==> flow/design.v <==
`timescale 1ns / 1ps
module PCPU(
	input clock,
	input enable,
	input reset,
	input start,
	input [15:0] d_datain,
	input [15:0] i_datain,
	input [3:0] select_y,
	output wire [7:0] d_addr,
	output wire [15:0] d_dataout,
	output wire d_we,
	output wire [7:0] i_addr,
	output reg [15:0] y
);
reg state,next_state;
reg [7:0] pc;
reg [15:0] id_ir,ex_ir,mem_ir,wb_ir;
reg [15:0] reg_A, reg_B, reg_C, reg_C1, smdr, smdr1, ALUo; 
reg dw, zf, nf, cf, cin;
reg [15:0] gr[0:7];
assign d_dataout = smdr1;
assign d_we = dw;
assign d_addr = reg_C[7:0];
assign i_addr = pc;
always @(posedge clock or negedge reset)
	begin
		if (!reset)
			state <= 1'b0;
		else
			state <= next_state;
	end
always @(*)
	begin
		case (state)
			1'b0 : 
				if ((enable == 1'b1) && (start == 1'b1))  
					next_state <= 1'b1;
				else	
					next_state <= 1'b0;
			1'b1 :
				if ((enable == 1'b0) || (wb_ir[15:11] == 5'b00001)) 
					next_state <= 1'b0;
				else
					next_state <= 1'b1;
		endcase
	end
always @(posedge clock or negedge reset)
	begin
		if (!reset)
			begin
				id_ir <= 16'b0000_0000_0000_0000;
				pc <= 8'b0000_0000;
			end
		else if (state ==1'b1)
			begin	
            if((ex_ir[15:11] == 5'b11010 && zf == 1'b1) || (ex_ir[15:11] == 5'b11100 && nf == 1'b1)
				    ||(ex_ir[15:11] == 5'b11011 && zf == 1'b0) || (ex_ir[15:11] == 5'b11101 && nf == 1'b0)
					 ||(ex_ir[15:11] == 5'b11110 && cin == 1'b1) || (ex_ir[15:11] == 5'b11111 && cin == 1'b0)
					 || ex_ir[15:11] == 5'b11001)
					begin
					   pc <= ALUo[7:0];
					   id_ir <= 16'b0; 
				   end
				else if(id_ir[15:11] == 5'b11000)
				   begin
                  pc <= id_ir[7:0];	 
					   id_ir <= 16'b0;
               end
				else if(id_ir[15:11] == 5'b00001)  
					begin 
					   pc <= pc; 
					   id_ir <= id_ir; 
					end		
				else if((id_ir[15:11] == 5'b00010)&&(i_datain[15:11]!=5'b11000)&&(i_datain[15:11]!=5'b00000)&&(i_datain[15:11]!=5'b00001)) 
		         begin
		           if((id_ir[10:8]==i_datain[2:0])&&((i_datain[15:11]==5'b01000)||(i_datain[15:11]==5'b10001)
					   ||(i_datain[15:11]==5'b01010)||(i_datain[15:11]==5'b10010)||(i_datain[15:11]==5'b01100)||(i_datain[15:11]==5'b01101)
						||(i_datain[15:11]==5'b01110)||(i_datain[15:11]==5'b01111)))
			           begin
			             pc <= pc;
			             id_ir <= 16'b0;
			           end
			        else if((id_ir[10:8]==i_datain[6:4])&&((i_datain[15:11]==5'b00010)||(i_datain[15:11]==5'b00011)||(i_datain[15:11]==5'b01000)
				      ||(i_datain[15:11]==5'b10001)||(i_datain[15:11]==5'b01010)||(i_datain[15:11]==5'b10010)||(i_datain[15:11]==5'b01101)
						||(i_datain[15:11]==5'b01110)||(i_datain[15:11]==5'b01111)||(i_datain[15:11]==5'b01100)||(i_datain[15:11]==5'b00100)
						||(i_datain[15:11]==5'b00110)||(i_datain[15:11]==5'b00101)||(i_datain[15:11]==5'b00111)))
			           begin
			             pc <= pc;
			             id_ir <= 16'b0;
			           end
		           else if((id_ir[10:8]==i_datain[10:8])&&((i_datain[15:11]==5'b00011)||(i_datain[15:11]==5'b10000)
				      ||(i_datain[15:11]==5'b01011)||(i_datain[15:11]==5'b11001)||(i_datain[15:11]==5'b11010)||(i_datain[15:11]==5'b11011)
					   ||(i_datain[15:11]==5'b11100)||(i_datain[15:11]==5'b11101)||(i_datain[15:11]==5'b11110)||(i_datain[15:11]==5'b11111)||(i_datain[15:11]==5'b01001)))
			           begin
			             pc <= pc;
			             id_ir <= 16'b0;
			           end
					  else
					     begin
						    pc <= pc + 1'b1;
			             id_ir <= i_datain;
						  end
				   end
				else
				   begin
					   pc <= pc + 1'b1;
					   id_ir <= i_datain;
					end
			end
         else if(state==1'b0)
				begin
				   id_ir <= id_ir;
					pc <= pc;
				end			
	end
always @(posedge clock or negedge reset)
	begin
		if (!reset)
			begin
				ex_ir <= 16'b0000_0000_0000_0000;
				reg_A <= 16'b0000_0000_0000_0000;
				reg_B <= 16'b0000_0000_0000_0000; 
				smdr <= 16'b0000_0000_0000_0000;
			end
		else if(state == 1'b1 && ((ex_ir[15:11]==5'b11010 && zf==1'b1) ||(ex_ir[15:11]==5'b11011 && zf==1'b0) 
		      ||(ex_ir[15:11]==5'b11100 && nf==1'b1) || (ex_ir[15:11]==5'b11101 && nf==1'b0) ||(ex_ir[15:11]==5'b11110 && cin==1'b1)
            ||(ex_ir[15:11]==5'b11111 && cin==1'b0) || ex_ir[15:11]==5'b11001))
              ex_ir <= 16'b0;
      else if (state == 1'b1)
			begin
				ex_ir <= id_ir;
				if ((id_ir[15:11] == 5'b11010) || (id_ir[15:11] == 5'b11011) || (id_ir[15:11] == 5'b11100) || (id_ir[15:11] == 5'b11101) 
				  || (id_ir[15:11] == 5'b11110) || (id_ir[15:11] == 5'b11111) || (id_ir[15:11] == 5'b10000) || (id_ir[15:11] == 5'b01001) 
				  || (id_ir[15:11] == 5'b01011) || (id_ir[15:11] == 5'b11001)) 
				  begin
				   if(id_ir[10:8]==ex_ir[10:8]&&(ex_ir[15:11] == 5'b01000 || ex_ir[15:11] == 5'b10000 || ex_ir[15:11] == 5'b01001 || ex_ir[15:11] == 5'b01010
						  || ex_ir[15:11] == 5'b01011 || ex_ir[15:11] == 5'b10001 || ex_ir[15:11] == 5'b10010 || ex_ir[15:11] == 5'b01101 
						  || ex_ir[15:11] == 5'b01110 || ex_ir[15:11] == 5'b01111 || ex_ir[15:11] == 5'b00100 || ex_ir[15:11] == 5'b00110
						  || ex_ir[15:11] == 5'b00101 || ex_ir[15:11] == 5'b00111 ))
					   reg_A <= ALUo; 
					else if(id_ir[10:8] == mem_ir[10:8]&&(mem_ir[15:11] == 5'b01000 || mem_ir[15:11] == 5'b10000 || mem_ir[15:11] == 5'b01001 
						    || mem_ir[15:11] == 5'b01010 || mem_ir[15:11] == 5'b01011 || mem_ir[15:11] == 5'b10001 
							 || mem_ir[15:11] == 5'b10010 || mem_ir[15:11] == 5'b01101 || mem_ir[15:11] == 5'b01110 || mem_ir[15:11] == 5'b01111 
							 || mem_ir[15:11] == 5'b00100 || mem_ir[15:11] == 5'b00110 || mem_ir[15:11] == 5'b00101 || mem_ir[15:11] == 5'b00111 
							 || mem_ir[15:11] == 5'b00010))
						     begin
							     if(mem_ir[15:11]==5'b00010)   
		                       reg_A <= d_datain;
		                    else
	                          reg_A <= reg_C;  
                       end
               else if(wb_ir[10:8] == id_ir[10:8]&&(wb_ir[15:11] == 5'b01000 || wb_ir[15:11] == 5'b10000 || wb_ir[15:11] == 5'b01001 || wb_ir[15:11] == 5'b01010
						    || wb_ir[15:11] == 5'b01011 || wb_ir[15:11] == 5'b10001 || wb_ir[15:11] == 5'b10010 || wb_ir[15:11] == 5'b01101 
						    || wb_ir[15:11] == 5'b01110 || wb_ir[15:11] == 5'b01111 || wb_ir[15:11] == 5'b00100 || wb_ir[15:11] == 5'b00110
						    || wb_ir[15:11] == 5'b00101 || wb_ir[15:11] == 5'b00111 || wb_ir[15:11] == 5'b00010 ))
                       reg_A <= reg_C1;					
					else
					   reg_A <= gr[(id_ir[10:8])]; 
				  end
				else if(id_ir[15:11] == 5'b00010 || id_ir[15:11] == 5'b00011 || id_ir[15:11] == 5'b01000 || id_ir[15:11] == 5'b01010 
				        || id_ir[15:11] == 5'b10001 || id_ir[15:11] == 5'b10010 || id_ir[15:11] == 5'b01100 || id_ir[15:11] == 5'b01101 
						  || id_ir[15:11] == 5'b01110 || id_ir[15:11] == 5'b01111 || id_ir[15:11] == 5'b00100 || id_ir[15:11] == 5'b00110 
						  || id_ir[15:11] == 5'b00101 || id_ir[15:11] == 5'b00111) 
				    begin
					   if( (ex_ir[15:11] == 5'b01000 || ex_ir[15:11] == 5'b10000 || ex_ir[15:11] == 5'b01001 || ex_ir[15:11] == 5'b01010
						  || ex_ir[15:11] == 5'b01011 || ex_ir[15:11] == 5'b10001 || ex_ir[15:11] == 5'b10010 || ex_ir[15:11] == 5'b01101 
						  || ex_ir[15:11] == 5'b01110 || ex_ir[15:11] == 5'b01111 || ex_ir[15:11] == 5'b00100 || ex_ir[15:11] == 5'b00110
						  || ex_ir[15:11] == 5'b00101 || ex_ir[15:11] == 5'b00111 )&& ex_ir[10:8] == id_ir[6:4])
						    reg_A <= ALUo;
						else if( (mem_ir[15:11] == 5'b01000 || mem_ir[15:11] == 5'b10000 || mem_ir[15:11] == 5'b01001 
						      || mem_ir[15:11] == 5'b01010 || mem_ir[15:11] == 5'b01011 || mem_ir[15:11] == 5'b10001 
							   || mem_ir[15:11] == 5'b10010 || mem_ir[15:11] == 5'b01101 || mem_ir[15:11] == 5'b01110 || mem_ir[15:11] == 5'b01111 
							   || mem_ir[15:11] == 5'b00100 || mem_ir[15:11] == 5'b00110 || mem_ir[15:11] == 5'b00101 || mem_ir[15:11] == 5'b00111 
							   || mem_ir[15:11] == 5'b00010)&& mem_ir[10:8] == id_ir[6:4])
							     if(mem_ir[15:11]==5'b00010)
	                          reg_A <= d_datain;
	                       else
							        reg_A <= reg_C;
						else if( (wb_ir[15:11] == 5'b01000 || wb_ir[15:11] == 5'b10000 || wb_ir[15:11] == 5'b01001 || wb_ir[15:11] == 5'b01010
						    || wb_ir[15:11] == 5'b01011 || wb_ir[15:11] == 5'b10001 || wb_ir[15:11] == 5'b10010 || wb_ir[15:11] == 5'b01101 
						    || wb_ir[15:11] == 5'b01110 || wb_ir[15:11] == 5'b01111 || wb_ir[15:11] == 5'b00100 || wb_ir[15:11] == 5'b00110
						    || wb_ir[15:11] == 5'b00101 || wb_ir[15:11] == 5'b00111 || wb_ir[15:11] == 5'b00010 )&& wb_ir[10:8] == id_ir[6:4])
							 reg_A <= reg_C1;
						else
						    reg_A <= gr[id_ir[6:4]]; 
					 end	
			   else if((mem_ir[15:11]==5'b11010 && zf==1'b1) ||(mem_ir[15:11]==5'b11011 && zf==1'b0) 
		          ||(mem_ir[15:11]==5'b11100 && nf==1'b1) || (mem_ir[15:11]==5'b11101 && nf==1'b0) ||(mem_ir[15:11]==5'b11110 && cin==1'b1)
                ||(mem_ir[15:11]==5'b11111 && cin==1'b0) || mem_ir[15:11]==5'b11001)
                    reg_A <= 16'b0;  
				else if(id_ir[15:11] == 5'b11000)
					reg_A <= 16'b0;
				else
					reg_A <= gr[id_ir[6:4]]; 
				if (id_ir[15:11] == 5'b00010 || id_ir[15:11] == 5'b00011 || id_ir[15:11] == 5'b00100 || (id_ir[15:11] == 5'b00110) 
				  || (id_ir[15:11] == 5'b00101) || (id_ir[15:11] == 5'b00111))
					reg_B <= {12'b0000_0000_0000, id_ir[3:0]}; 
				else if ((id_ir[15:11] == 5'b11010) || (id_ir[15:11] == 5'b11011) || (id_ir[15:11] == 5'b11100) || (id_ir[15:11] == 5'b11101)
				      || (id_ir[15:11] == 5'b11110) || (id_ir[15:11] == 5'b11111)
				      || (id_ir[15:11] == 5'b01001) || (id_ir[15:11] == 5'b01011) || (id_ir[15:11] == 5'b11001))
					reg_B <= {8'b0000_0000, id_ir[7:0]}; 
				else if(id_ir[15:11] == 5'b10000)
				   reg_B <= {id_ir[7:0], 8'b0000_0000}; 
				else if(id_ir[15:11] == 5'b01000 || id_ir[15:11] == 5'b01010 || id_ir[15:11] == 5'b10001 || id_ir[15:11] == 5'b10010 
				    || id_ir[15:11] == 5'b01100 || id_ir[15:11] == 5'b01101 || id_ir[15:11] == 5'b01110 || id_ir[15:11] == 5'b01111)
				   begin
					   if( (ex_ir[15:11] == 5'b01000 || ex_ir[15:11] == 5'b10000 || ex_ir[15:11] == 5'b01001 || ex_ir[15:11] == 5'b01010
						  || ex_ir[15:11] == 5'b01011 || ex_ir[15:11] == 5'b10001 || ex_ir[15:11] == 5'b10010 || ex_ir[15:11] == 5'b01101 
						  || ex_ir[15:11] == 5'b01110 || ex_ir[15:11] == 5'b01111 || ex_ir[15:11] == 5'b00100 || ex_ir[15:11] == 5'b00110
						  || ex_ir[15:11] == 5'b00101 || ex_ir[15:11] == 5'b00111 )&& ex_ir[10:8] == id_ir[2:0])
						    reg_B <= ALUo;
						else if( (mem_ir[15:11] == 5'b01000 || mem_ir[15:11] == 5'b10000 || mem_ir[15:11] == 5'b01001 
						   || mem_ir[15:11] == 5'b00010 || mem_ir[15:11] == 5'b01010 || mem_ir[15:11] == 5'b01011 || mem_ir[15:11] == 5'b10001 
							|| mem_ir[15:11] == 5'b10010 || mem_ir[15:11] == 5'b01101 || mem_ir[15:11] == 5'b01110 || mem_ir[15:11] == 5'b01111
							|| mem_ir[15:11] == 5'b00100 || mem_ir[15:11] == 5'b00110 || mem_ir[15:11] == 5'b00101 || mem_ir[15:11] == 5'b00111 )
							&& mem_ir[10:8] == id_ir[2:0])
                      begin
		                   if(mem_ir[15:11]==5'b00010)
		                       reg_B <= d_datain;
		                   else
		                       reg_B <= reg_C;
                      end
						else if( (wb_ir[15:11] == 5'b01000 || wb_ir[15:11] == 5'b10000 || wb_ir[15:11] == 5'b01001 || wb_ir[15:11] == 5'b01010
						   || wb_ir[15:11] == 5'b01011 || wb_ir[15:11] == 5'b10001 || wb_ir[15:11] == 5'b10010 || wb_ir[15:11] == 5'b01101 
						   || wb_ir[15:11] == 5'b01110 || wb_ir[15:11] == 5'b01111 || wb_ir[15:11] == 5'b00100 || wb_ir[15:11] == 5'b00110
						   || wb_ir[15:11] == 5'b00101 || wb_ir[15:11] == 5'b00111 || wb_ir[15:11] == 5'b00010)&& wb_ir[10:8] == id_ir[2:0])
							 reg_B <= reg_C1;
						else
						    reg_B <= gr[id_ir[2:0]]; 
					 end
				else if((mem_ir[15:11]==5'b11010 && zf==1'b1) ||(mem_ir[15:11]==5'b11011 && zf==1'b0) 
		          ||(mem_ir[15:11]==5'b11100 && nf==1'b1) || (mem_ir[15:11]==5'b11101 && nf==1'b0) ||(mem_ir[15:11]==5'b11110 && cin==1'b1)
                ||(mem_ir[15:11]==5'b11111 && cin==1'b0) || mem_ir[15:11]==5'b11001)
                    reg_B <= 16'b0; 
				else if(id_ir[15:11] == 5'b11000)
				   reg_B <= 16'b0;
				else
					reg_B <= gr[id_ir[2:0]]; 
			   if (id_ir[15:11] == 5'b00011)
				   begin
					  if(id_ir[10:8] == ex_ir[10:8] && (ex_ir[15:11] == 5'b01000 || ex_ir[15:11] == 5'b10000 || ex_ir[15:11] == 5'b01001 
					     || ex_ir[15:11] == 5'b01010 || ex_ir[15:11] == 5'b01011 || ex_ir[15:11] == 5'b10001 || ex_ir[15:11] == 5'b10010 
					     || ex_ir[15:11] == 5'b01101 || ex_ir[15:11] == 5'b01110 || ex_ir[15:11] == 5'b01111 || ex_ir[15:11] == 5'b00100 
					     || ex_ir[15:11] == 5'b00110 || ex_ir[15:11] == 5'b00101 || ex_ir[15:11] == 5'b00111 ))
						   smdr <= ALUo;
					  else if(id_ir[10:8] == mem_ir[10:8] && (mem_ir[15:11] == 5'b01000 || mem_ir[15:11] == 5'b10000 
					     || mem_ir[15:11] == 5'b01001 || mem_ir[15:11] == 5'b01010 || mem_ir[15:11] == 5'b01011 || mem_ir[15:11] == 5'b10001 
						  || mem_ir[15:11] == 5'b10010 || mem_ir[15:11] == 5'b01101 || mem_ir[15:11] == 5'b01110 || mem_ir[15:11] == 5'b01111
						  || mem_ir[15:11] == 5'b00100 || mem_ir[15:11] == 5'b00110 || mem_ir[15:11] == 5'b00101 || mem_ir[15:11] == 5'b00111
						  || mem_ir[15:11] == 5'b00010))
						   begin
		                  if(mem_ir[15:11]==5'b00010)
		                      smdr <= d_datain;
		                  else
		                      smdr <= reg_C;                  
                     end
					  else if(id_ir[10:8] == wb_ir[10:8] && (wb_ir[15:11] == 5'b01000 || wb_ir[15:11] == 5'b10000 
					     || wb_ir[15:11] == 5'b00010 || wb_ir[15:11] == 5'b01001 || wb_ir[15:11] == 5'b01010 || wb_ir[15:11] == 5'b01011 
						  || wb_ir[15:11] == 5'b10001 || wb_ir[15:11] == 5'b10010 || wb_ir[15:11] == 5'b01101 || wb_ir[15:11] == 5'b01110 
						  || wb_ir[15:11] == 5'b01111 || wb_ir[15:11] == 5'b00100 || wb_ir[15:11] == 5'b00110 || wb_ir[15:11] == 5'b00101 
						  || wb_ir[15:11] == 5'b00111 ))
						   smdr <= reg_C1;
					  else
					      smdr <= gr[id_ir[10:8]];
					end
				else
				    smdr <= gr[id_ir[10:8]];
			end
   end
reg signed [15:0] reg_A1; 
always @(*)
begin
  reg_A1 <= reg_A;
end
always @(*)
	begin
	  if(ex_ir[15:11] == 5'b01000 || ex_ir[15:11] == 5'b10000 || ex_ir[15:11] == 5'b01001) 
	     {cf, ALUo} <= reg_A + reg_B;
	  else if(ex_ir[15:11] == 5'b01100 || (ex_ir[15:11] == 5'b01010) || (ex_ir[15:11] == 5'b01011))
	     {cf, ALUo} <= reg_A - reg_B;
	  else if(ex_ir[15:11] == 5'b10001)
	     {cf, ALUo} <= reg_A + reg_B + cin;
	  else if(ex_ir[15:11] == 5'b10010)
	     {cf, ALUo} <= reg_A - reg_B - cin;
     else if(ex_ir[15:11] == 5'b01101)
        {cf, ALUo} <= reg_A & reg_B; 	  
	  else if(ex_ir[15:11] == 5'b01110)
	     {cf, ALUo} <= reg_A | reg_B;
	  else if(ex_ir[15:11] == 5'b01111)
	     {cf, ALUo} <= reg_A ^ reg_B;
	  else if(ex_ir[15:11] == 5'b00100)
	     {cf, ALUo} <= reg_A << reg_B;
	  else if(ex_ir[15:11] == 5'b00110)
	     {cf, ALUo} <= reg_A >> reg_B;
	  else if(ex_ir[15:11] == 5'b00101)
	     {cf, ALUo} <= reg_A <<< reg_B;
	  else if(ex_ir[15:11] == 5'b00111)
	     {cf, ALUo} <= reg_A1 >>> reg_B;
	  else if(ex_ir[15:11] == 5'b00010 || ex_ir[15:11] == 5'b00011 
	         || ex_ir[15:11] == 5'b11100 || ex_ir[15:11] == 5'b11101 || ex_ir[15:11] == 5'b11010 || ex_ir[15:11] == 5'b11011
				|| ex_ir[15:11] == 5'b11110 || ex_ir[15:11] == 5'b11111 || ex_ir[15:11] == 5'b11001)
		  {cf, ALUo} <= reg_A + reg_B;
	  else 
	     {cf, ALUo} <= 17'b0;
	end		
always @(posedge clock or negedge reset)
	begin
		if (!reset)
			begin
				mem_ir <= 16'b0000_0000_0000_0000;
				reg_C <= 16'b0000_0000_0000_0000;
				smdr1 <= 16'b0000_0000_0000_0000;
				zf <= 1'b0;
				nf <= 1'b0;
				cin <= 1'b0;
				dw <= 1'b0;
			end	
	   else if (state == 1'b1)
			begin
				mem_ir <= ex_ir;
				reg_C <= ALUo;
				if ((ex_ir[15:11] == 5'b01000) || (ex_ir[15:11] == 5'b01100) || (ex_ir[15:11] == 5'b10000) || (ex_ir[15:11] == 5'b01001) 
				 || (ex_ir[15:11] == 5'b10001) || (ex_ir[15:11] == 5'b01010) || (ex_ir[15:11] == 5'b01011) || (ex_ir[15:11] == 5'b10010))
					begin
						if (ALUo == 16'b0000_0000_0000_0000)
							zf <= 1'b1; 
						else
							zf <= 1'b0;
						if (ALUo[15] == 1'b1) 
							nf <= 1'b1;
						else
							nf <= 1'b0;
					end
				else
				  begin
				     zf <= zf;
					  nf <= nf;
				  end
				if ((ex_ir[15:11] == 5'b01000) || (ex_ir[15:11] == 5'b10000) || (ex_ir[15:11] == 5'b01001) || (ex_ir[15:11] == 5'b10001)
				 || (ex_ir[15:11] == 5'b01010) || (ex_ir[15:11] == 5'b01011) || (ex_ir[15:11] == 5'b10010))					
					  cin <= cf;
				else
					  cin <= cin; 
				if (ex_ir[15:11] == 5'b00011)
					begin
						dw <= 1'b1; 
						smdr1 <= smdr;
					end
				else
				   begin
					   dw <= 1'b0;
						smdr1 <= 16'b0;
					end
			end
   end	  
always @(posedge clock or negedge reset)
	begin
		if (!reset)
			begin
				wb_ir <= 16'b0000_0000_0000_0000;
				reg_C1 <= 16'b0000_0000_0000_0000;
			end	
		else if (state == 1'b1)
			begin
				wb_ir <= mem_ir;
				if (mem_ir[15:11] == 5'b00010)
						reg_C1 <= d_datain;
				else
						reg_C1 <= reg_C;
			end
   end		
always @(posedge clock or negedge reset)
	begin
		if (!reset)
			begin
				gr[7] <= 16'b0000_0000_0000_0000;
				gr[6] <= 16'b0000_0000_0000_0000;
				gr[5] <= 16'b0000_0000_0000_0000;
				gr[4] <= 16'b0000_0000_0000_0000;
				gr[3] <= 16'b0000_0000_0000_0000;
				gr[2] <= 16'b0000_0000_0000_0000;
				gr[1] <= 16'b0000_0000_0000_0000;
				gr[0] <= 16'b0000_0000_0000_0000;
			end	
		else if (state == 1'b1)
			begin
				if ((wb_ir[15:11] == 5'b00010) || (wb_ir[15:11] == 5'b01000) || (wb_ir[15:11] == 5'b10000) || (wb_ir[15:11] == 5'b01001)
				 || (wb_ir[15:11] == 5'b10001) || (wb_ir[15:11] == 5'b01010) || (wb_ir[15:11] == 5'b01011) || (wb_ir[15:11] == 5'b10010)
				 ||(wb_ir[15:11] == 5'b01101) ||(wb_ir[15:11] == 5'b01110) ||(wb_ir[15:11] == 5'b01111) || (wb_ir[15:11] == 5'b00100)
				 ||(wb_ir[15:11] == 5'b00110) ||(wb_ir[15:11] == 5'b00101) || (wb_ir[15:11] == 5'b00111))
					gr[wb_ir[10:8]] <= reg_C1; 
				else
				   gr[wb_ir[10:8]] <= gr[wb_ir[10:8]];
			end
   end		
always @(*)
begin
	case(select_y)
		4'b0000: y <= pc;
		4'b0001: y <= id_ir;
		4'b0010: y <= reg_A;
		4'b0011: y <= reg_B;
		4'b0100: y <= reg_C;
		4'b0101: y <= reg_C1;
		4'b0110: y <= {15'b000000000000000,zf};
		4'b0111: y <= {15'b000000000000000,cin};
		4'b1000: y <= {15'b000000000000000,nf};
		4'b1001: y <= gr[1];
		4'b1010: y <= gr[2];
		4'b1011: y <= gr[3];
		4'b1100: y <= gr[4];
		4'b1101: y <= gr[5];
		4'b1110: y <= gr[6];
		4'b1111: y <= gr[7];
endcase
end
endmodule
## Reports on PCPU

The steps from the RTL of PCPU to its reports follow in flow order.
Line numbers count from 1 in the design file above.
Cell names lack the library's common part.
A cell with - has no value.

| inputs | value |
|---|---|
| design top | PCPU |
| clock input | clock |
| cell library | sky130hd |
| corner | tt_025C_1v80 |

## After elaboration

Yosys after proc, flatten, opt, wreduce and memory -nomap, before mapping. Print and check cells are not counted.

| operators by class | value |
|---|---|
| reduce/logical cells | 237 |
| bitwise operators | 9 |
| shift operators | 4 |
| add/sub/neg operators | 5 |
| equal/unequal tests | 174 |
| muxes and demuxes | 88 |

Operators by type and width:

| kind | number |
|---|---|
| 2-to-1 mux 16 bit | 58 |
| parallel mux 16 bit (select 8 bit) | 3 |
| parallel mux 16 bit (select 16 bit) | 1 |
| == test 5 bit (second input constant) | 44 |
| 2-to-1 mux 17 bit | 12 |
| == test 5 x 4 -> 1 bit (second input constant) | 38 |
| logical OR 1 bit | 186 |
| parallel mux 16 bit (select 7 bit) | 1 |
| == test 5 x 3 -> 1 bit (second input constant) | 20 |
| 2-to-1 mux 8 bit | 7 |
| == test 3 bit (second input constant) | 16 |
| == test 5 x 2 -> 1 bit (second input constant) | 8 |
| == test 3 bit | 13 |
| == test 4 bit (second input constant) | 8 |
| logical AND 1 bit | 30 |
| AND reduction 2 bit | 12 |
| == test 3 x 2 -> 1 bit (second input constant) | 8 |
| adder 16 x 16 -> 17 bit | 1 |
| subtractor 16 x 16 -> 17 bit | 1 |
| << shifter 16 x 16 -> 17 bit | 1 |
| right shift 16 x 16 -> 17 bit | 1 |
| <<< shifter 16 x 16 -> 17 bit | 1 |
| >>> shifter 16 x 16 -> 17 bit | 1 |
| adder 17 x 1 -> 17 bit | 1 |
| subtractor 17 x 1 -> 17 bit | 1 |
| bitwise AND 16 bit | 1 |
| OR 16 bit | 1 |
| XOR 16 bit | 1 |

Not listed: further kinds 19, cells in them 41.

| bit counts | value |
|---|---|
| input bits | 40 |
| bits in registers | 301 |

## Depth

Yosys ltp: most cells in a row. Word level: on the elaborated netlist, between registers, memories and ports. Mapped: between sequential cells and ports; inverters and the memories' decode and read muxes count.

| logic depth | value |
|---|---|
| depth after elaboration | 26 |
| ABC_AREA | 1 |
| gate-level depth with buffers | 32 |
| gate-level depth less buffers | 29 |

## Synthesis result

The flow's flattened synthesis, as Yosys stat reports it; memories are mapped. The netlist is that of the ABC_AREA named above (0 if unset); the other value can give another one.
Totals and module areas in this step are rounded.

| mapped netlist | value |
|---|---|
| mapped flip-flops | 277 |
| mapped cells | 3950 |
| mapped area | 25300 um^2 |
| buffers | 218 |
| area of sequential cells | 6930 um^2 |

Cell types:

| cell type | number |
|---|---|
| dfrtp_1 | 277 |
| nand2_1 | 978 |
| o21ai_0 | 427 |
| inv_1 | 421 |
| nand3_1 | 285 |
| o22ai_1 | 208 |
| a21oi_1 | 221 |
| nor2_1 | 274 |
| ha_1 | 53 |
| clkbuf_1 | 136 |
| a221oi_1 | 53 |
| o211ai_1 | 42 |
| o21ai_1 | 56 |
| o221ai_1 | 26 |
| nand4_1 | 34 |
| xor2_1 | 24 |
| buf_2 | 41 |
| nor3_1 | 37 |

Not listed: further types 49, cells in them 357.

## Worst setup path after synthesis

Source: OpenSTA report_checks on the synthesized netlist (no wires, ideal clock, input and output delay 20% of the period each), path of least setup slack; recovery checks are left aside. Register names are those of the netlist, which keeps one name where synthesis merged equal registers.

| path after synthesis | value |
|---|---|
| path kind | reg2reg |
| from | register reg_B[2] |
| to | register reg_A[11] |
| path delay | 3.512 ns |
| launch time at the first pin | 0.000 ns |
| driving pins on the path | 29 |
| required time | 5.369 ns |
| arrival time | 3.381 ns |
| path buffers | 4 |
| clock period | 5.5 ns |
| setup time | 0.131 ns |
| setup slack | 1.988 ns |
| synthesis period reached | 3.512 ns |

"path delay" = arrival - input delay + setup time.
"driving pins on the path" counts driving pins, that of a launching flip-flop among them; a cell with two outputs on the path counts twice.
"synthesis period reached" = period - worst setup slack (recovery checks aside). The figure is calculated, with input and output delays left at 20% of the set period.
Between the ends stands the longest chain of elaborated cells between them, by number of cells; it is not shown to be the way that was timed. Of several equally long chains one is given.
Each line given opens the expression or statement behind the cell; cells for indexed reads and writes are added by Yosys, which also makes memories of some case tables.
A register here has more assigning lines than the two given.

| between the ends, after synthesis | value |
|---|---|
| cells stage by stage | dfrtp_1 > clkbuf_1 > inv_2 > clkbuf_1 > clkbuf_1 > ha_1 > buf_6 > inv_4 > nand3b_1 > nand3_2 > nand2_2 > nand2_4 > nand2_2 > nand2_1 > nand2_1 > nand2_2 > nand2_1 > nor2_2 > nand4_1 > nand3_1 > nand2_1 > clkinv_1 > nand2_1 > nand2_1 > nand3_1 > a21oi_1 > nand2_1 > nand3_1 > o21ai_0 |
| cells in the longest elaborated chain | 16 |
| elaborated cells on any way between the ends | 24 |
| classes of those cells | add/sub: 4; shift: 4; mux: 16 |

Ends and longest elaborated chain, after synthesis:

| what | RTL line | text |
|---|---|---|
| start: declaration | 19 | `reg [15:0] reg_A, reg_B, reg_C, reg_C1, smdr, smdr1, ALUo;` |
| start: assignment | 198 | `reg_B <= {12'b0000_0000_0000, id_ir[3:0]};` |
| start: assignment | 202 | `reg_B <= {8'b0000_0000, id_ir[7:0]};` |
| adder 16 x 16 -> 17 bit | 303 | `{cf, ALUo} <= reg_A + reg_B;` |
| 2-to-1 mux 17 bit | 300 | `else if(ex_ir[15:11] == 5'b00010 \|\| ex_ir[15:11] == 5'b00011` |
| 2-to-1 mux 17 bit | 298 | `else if(ex_ir[15:11] == 5'b00111)` |
| 2-to-1 mux 17 bit | 296 | `else if(ex_ir[15:11] == 5'b00101)` |
| 2-to-1 mux 17 bit | 294 | `else if(ex_ir[15:11] == 5'b00110)` |
| 2-to-1 mux 17 bit | 292 | `else if(ex_ir[15:11] == 5'b00100)` |
| 2-to-1 mux 17 bit | 290 | `else if(ex_ir[15:11] == 5'b01111)` |
| (+2 left out) | - |  |
| 2-to-1 mux 17 bit | 284 | `else if(ex_ir[15:11] == 5'b10010)` |
| 2-to-1 mux 17 bit | 282 | `else if(ex_ir[15:11] == 5'b10001)` |
| 2-to-1 mux 17 bit | 280 | `else if(ex_ir[15:11] == 5'b01100 \|\| (ex_ir[15:11] == 5'b01010) \|\| (ex_ir[15:11] == 5'b01011))` |
| 2-to-1 mux 17 bit | 278 | `if(ex_ir[15:11] == 5'b01000 \|\| ex_ir[15:11] == 5'b10000 \|\| ex_ir[15:11] == 5'b01001)` |
| 2-to-1 mux 16 bit | 166 | `if( (ex_ir[15:11] == 5'b01000 \|\| ex_ir[15:11] == 5'b10000 \|\| ex_ir[15:11] == 5'b01001 \|\| ex_ir[15:11] == 5'b01 ...` |
| 2-to-1 mux 16 bit | 161 | `else if(id_ir[15:11] == 5'b00010 \|\| id_ir[15:11] == 5'b00011 \|\| id_ir[15:11] == 5'b01000 \|\| id_ir[15:11] == 5' ...` |
| 2-to-1 mux 16 bit | 133 | `if ((id_ir[15:11] == 5'b11010) \|\| (id_ir[15:11] == 5'b11011) \|\| (id_ir[15:11] == 5'b11100) \|\| (id_ir[15:11] == ...` |
| end: assignment | 141 | `reg_A <= ALUo;` |
| end: assignment | 149 | `reg_A <= d_datain;` |
| end: declaration | 19 |  |

## Worst path after layout

From the final timing report of run 2: the path of least setup slack in the routed layout; clock arrival at registers is part of the times.

| path after layout | value |
|---|---|
| path kind | reg2reg |
| from | register reg_B[1] |
| to | register smdr[3] |
| launch time at the first pin | 0.57 ns |
| arrival time | 4.69 ns |
| path buffers | 1 |
| setup slack | 0.87 ns |
| required time | 5.56 ns |
| setup time | 0.14 ns |
| clock period | 5.14 ns |
| driving pins on the path | 17 |

Between the ends stands the longest chain of elaborated cells between them, by number of cells; it is not shown to be the way that was timed. Of several equally long chains one is given.
A register here has more assigning lines than the two given.

| between the ends, after layout | value |
|---|---|
| cells stage by stage | dfrtp_1 > buf_4 > ha_1 > nand2_2 > nand3_2 > nand2_1 > nand2_1 > clkinv_1 > nand2_1 > nand3_1 > o21ai_1 > nand2_1 > nand2_1 > nand3b_1 > nand3_1 > a21o_1 > o21ai_0 |
| cells in the longest elaborated chain | 15 |
| elaborated cells on any way between the ends | 22 |
| classes of those cells | add/sub: 4; shift: 4; mux: 14 |

Ends and longest elaborated chain, after layout:

| what | RTL line | text |
|---|---|---|
| start: declaration | 19 | `reg [15:0] reg_A, reg_B, reg_C, reg_C1, smdr, smdr1, ALUo;` |
| start: assignment | 198 | `reg_B <= {12'b0000_0000_0000, id_ir[3:0]};` |
| start: assignment | 202 | `reg_B <= {8'b0000_0000, id_ir[7:0]};` |
| adder 16 x 16 -> 17 bit | 303 | `{cf, ALUo} <= reg_A + reg_B;` |
| 2-to-1 mux 17 bit | 300 | `else if(ex_ir[15:11] == 5'b00010 \|\| ex_ir[15:11] == 5'b00011` |
| 2-to-1 mux 17 bit | 298 | `else if(ex_ir[15:11] == 5'b00111)` |
| 2-to-1 mux 17 bit | 296 | `else if(ex_ir[15:11] == 5'b00101)` |
| 2-to-1 mux 17 bit | 294 | `else if(ex_ir[15:11] == 5'b00110)` |
| 2-to-1 mux 17 bit | 292 | `else if(ex_ir[15:11] == 5'b00100)` |
| 2-to-1 mux 17 bit | 290 | `else if(ex_ir[15:11] == 5'b01111)` |
| 2-to-1 mux 17 bit | 288 | `else if(ex_ir[15:11] == 5'b01110)` |
| 2-to-1 mux 17 bit | 286 | `else if(ex_ir[15:11] == 5'b01101)` |
| 2-to-1 mux 17 bit | 284 | `else if(ex_ir[15:11] == 5'b10010)` |
| 2-to-1 mux 17 bit | 282 | `else if(ex_ir[15:11] == 5'b10001)` |
| 2-to-1 mux 17 bit | 280 | `else if(ex_ir[15:11] == 5'b01100 \|\| (ex_ir[15:11] == 5'b01010) \|\| (ex_ir[15:11] == 5'b01011))` |
| 2-to-1 mux 17 bit | 278 | `if(ex_ir[15:11] == 5'b01000 \|\| ex_ir[15:11] == 5'b10000 \|\| ex_ir[15:11] == 5'b01001)` |
| 2-to-1 mux 16 bit | 242 | `if(id_ir[10:8] == ex_ir[10:8] && (ex_ir[15:11] == 5'b01000 \|\| ex_ir[15:11] == 5'b10000 \|\| ex_ir[15:11] == 5'b0 ...` |
| 2-to-1 mux 16 bit | 240 | `if (id_ir[15:11] == 5'b00011)` |
| end: assignment | 246 | `smdr <= ALUo;` |
| end: assignment | 254 | `smdr <= d_datain;` |
| end: declaration | 19 |  |

==> runs of PCPU <==
Measured results for PCPU: 4 stored runs of the Yosys and OpenROAD flow on sky130hd. The settings differ; the order carries no meaning. The constraints put input and output delay at 20% of the set period each and load the outputs with 0.01 pF.
"clock period achieved" = clock period - worst setup slack. The figure is calculated, with input and output delays left at 20% of the set period.
"time used up by the worst setup path" means the part of the period allowed to the worst setup path (the constraints hold back 20% at inputs and 20% at outputs) less its slack; where the path has registers, the arrival times of their clocks count too.
"total power after layout" rests on the timing tool's default activity at the inputs, not on a simulated workload.
Values from the reports are rounded here.

#### Run 1

| setting | value |
|---|---|
| ABC_AREA | `1` |
| CAP_MARGIN | `15` |
| CELL_PAD_IN_SITES_DETAIL_PLACEMENT | `1` |
| CELL_PAD_IN_SITES_GLOBAL_PLACEMENT | `3` |
| CORE_ASPECT_RATIO | `0.85` |
| CORE_MARGIN | `2` |
| CORE_UTILIZATION | `60` |
| CTS_CLUSTER_DIAMETER | `260` |
| CTS_CLUSTER_SIZE | `28` |
| GPL_ROUTABILITY_DRIVEN | `0` |
| GPL_TIMING_DRIVEN | `0` |
| HOLD_SLACK_MARGIN | `0.13` |
| MAX_ROUTING_LAYER | `met5` |
| PLACE_DENSITY_LB_ADDON | `0.03` |
| SETUP_SLACK_MARGIN | `0.87` |
| SLEW_MARGIN | `5` |
| period_ns | `5.14` |

Did not finish, placement stopped with FLW-0024.

#### Run 2

| setting | value |
|---|---|
| ABC_AREA | `1` |
| CAP_MARGIN | `15` |
| CELL_PAD_IN_SITES_DETAIL_PLACEMENT | `1` |
| CELL_PAD_IN_SITES_GLOBAL_PLACEMENT | `1` |
| CORE_ASPECT_RATIO | `0.85` |
| CORE_MARGIN | `6` |
| CORE_UTILIZATION | `27` |
| CTS_CLUSTER_SIZE | `44` |
| GPL_ROUTABILITY_DRIVEN | `0` |
| GPL_TIMING_DRIVEN | `1` |
| HOLD_SLACK_MARGIN | `0.13` |
| MAX_ROUTING_LAYER | `met4` |
| PLACE_DENSITY_LB_ADDON | `0.03` |
| SETUP_SLACK_MARGIN | `0.87` |
| SLEW_MARGIN | `5` |
| period_ns | `5.14` |

| result | value |
|---|---|
| mapped cell area after synthesis | 25300 um^2 |
| overall die area | 101000 um^2 |
| standard-cell area of the final layout | 29600 um^2 |
| utilization | 0.322 |
| worst setup slack after layout | 0.865 ns |
| sum of negative setup slack | 0.000 ns |
| total power after layout | 23.0 mW |
| clock period achieved | 4.275 ns |
| time used up by the worst setup path | 4.27 ns |
| worst setup path kind | reg2reg |

#### Run 3

| setting | value |
|---|---|
| CELL_PAD_IN_SITES_DETAIL_PLACEMENT | `1` |
| CELL_PAD_IN_SITES_GLOBAL_PLACEMENT | `1` |
| CORE_ASPECT_RATIO | `0.85` |
| CORE_UTILIZATION | `32` |
| CTS_CLUSTER_SIZE | `44` |
| GPL_ROUTABILITY_DRIVEN | `0` |
| GPL_TIMING_DRIVEN | `1` |
| HOLD_SLACK_MARGIN | `0.13` |
| PLACE_DENSITY_LB_ADDON | `0.03` |
| SETUP_SLACK_MARGIN | `0.87` |
| SLEW_MARGIN | `5` |
| period_ns | `5.14` |
| CAP_MARGIN | `20` |
| CORE_MARGIN | `2` |

| result | value |
|---|---|
| mapped cell area after synthesis | 25700 um^2 |
| overall die area | 82700 um^2 |
| standard-cell area of the final layout | 30200 um^2 |
| utilization | 0.38 |
| worst setup slack after layout | 0.806 ns |
| sum of negative setup slack | 0.000 ns |
| total power after layout | 26.1 mW |
| clock period achieved | 4.334 ns |
| time used up by the worst setup path | 2.28 ns |
| worst setup path kind | in2out |

#### Run 4

| setting | value |
|---|---|
| ABC_AREA | `1` |
| CAP_MARGIN | `15` |
| CELL_PAD_IN_SITES_DETAIL_PLACEMENT | `1` |
| CELL_PAD_IN_SITES_GLOBAL_PLACEMENT | `3` |
| CORE_ASPECT_RATIO | `0.85` |
| CORE_MARGIN | `9` |
| CORE_UTILIZATION | `64` |
| CTS_CLUSTER_DIAMETER | `260` |
| CTS_CLUSTER_SIZE | `28` |
| GPL_ROUTABILITY_DRIVEN | `0` |
| GPL_TIMING_DRIVEN | `0` |
| HOLD_SLACK_MARGIN | `0.13` |
| MAX_ROUTING_LAYER | `met5` |
| PLACE_DENSITY_LB_ADDON | `0.03` |
| SETUP_SLACK_MARGIN | `0.87` |
| SLEW_MARGIN | `5` |
| period_ns | `4.46` |

Did not finish, placement stopped with FLW-0024.
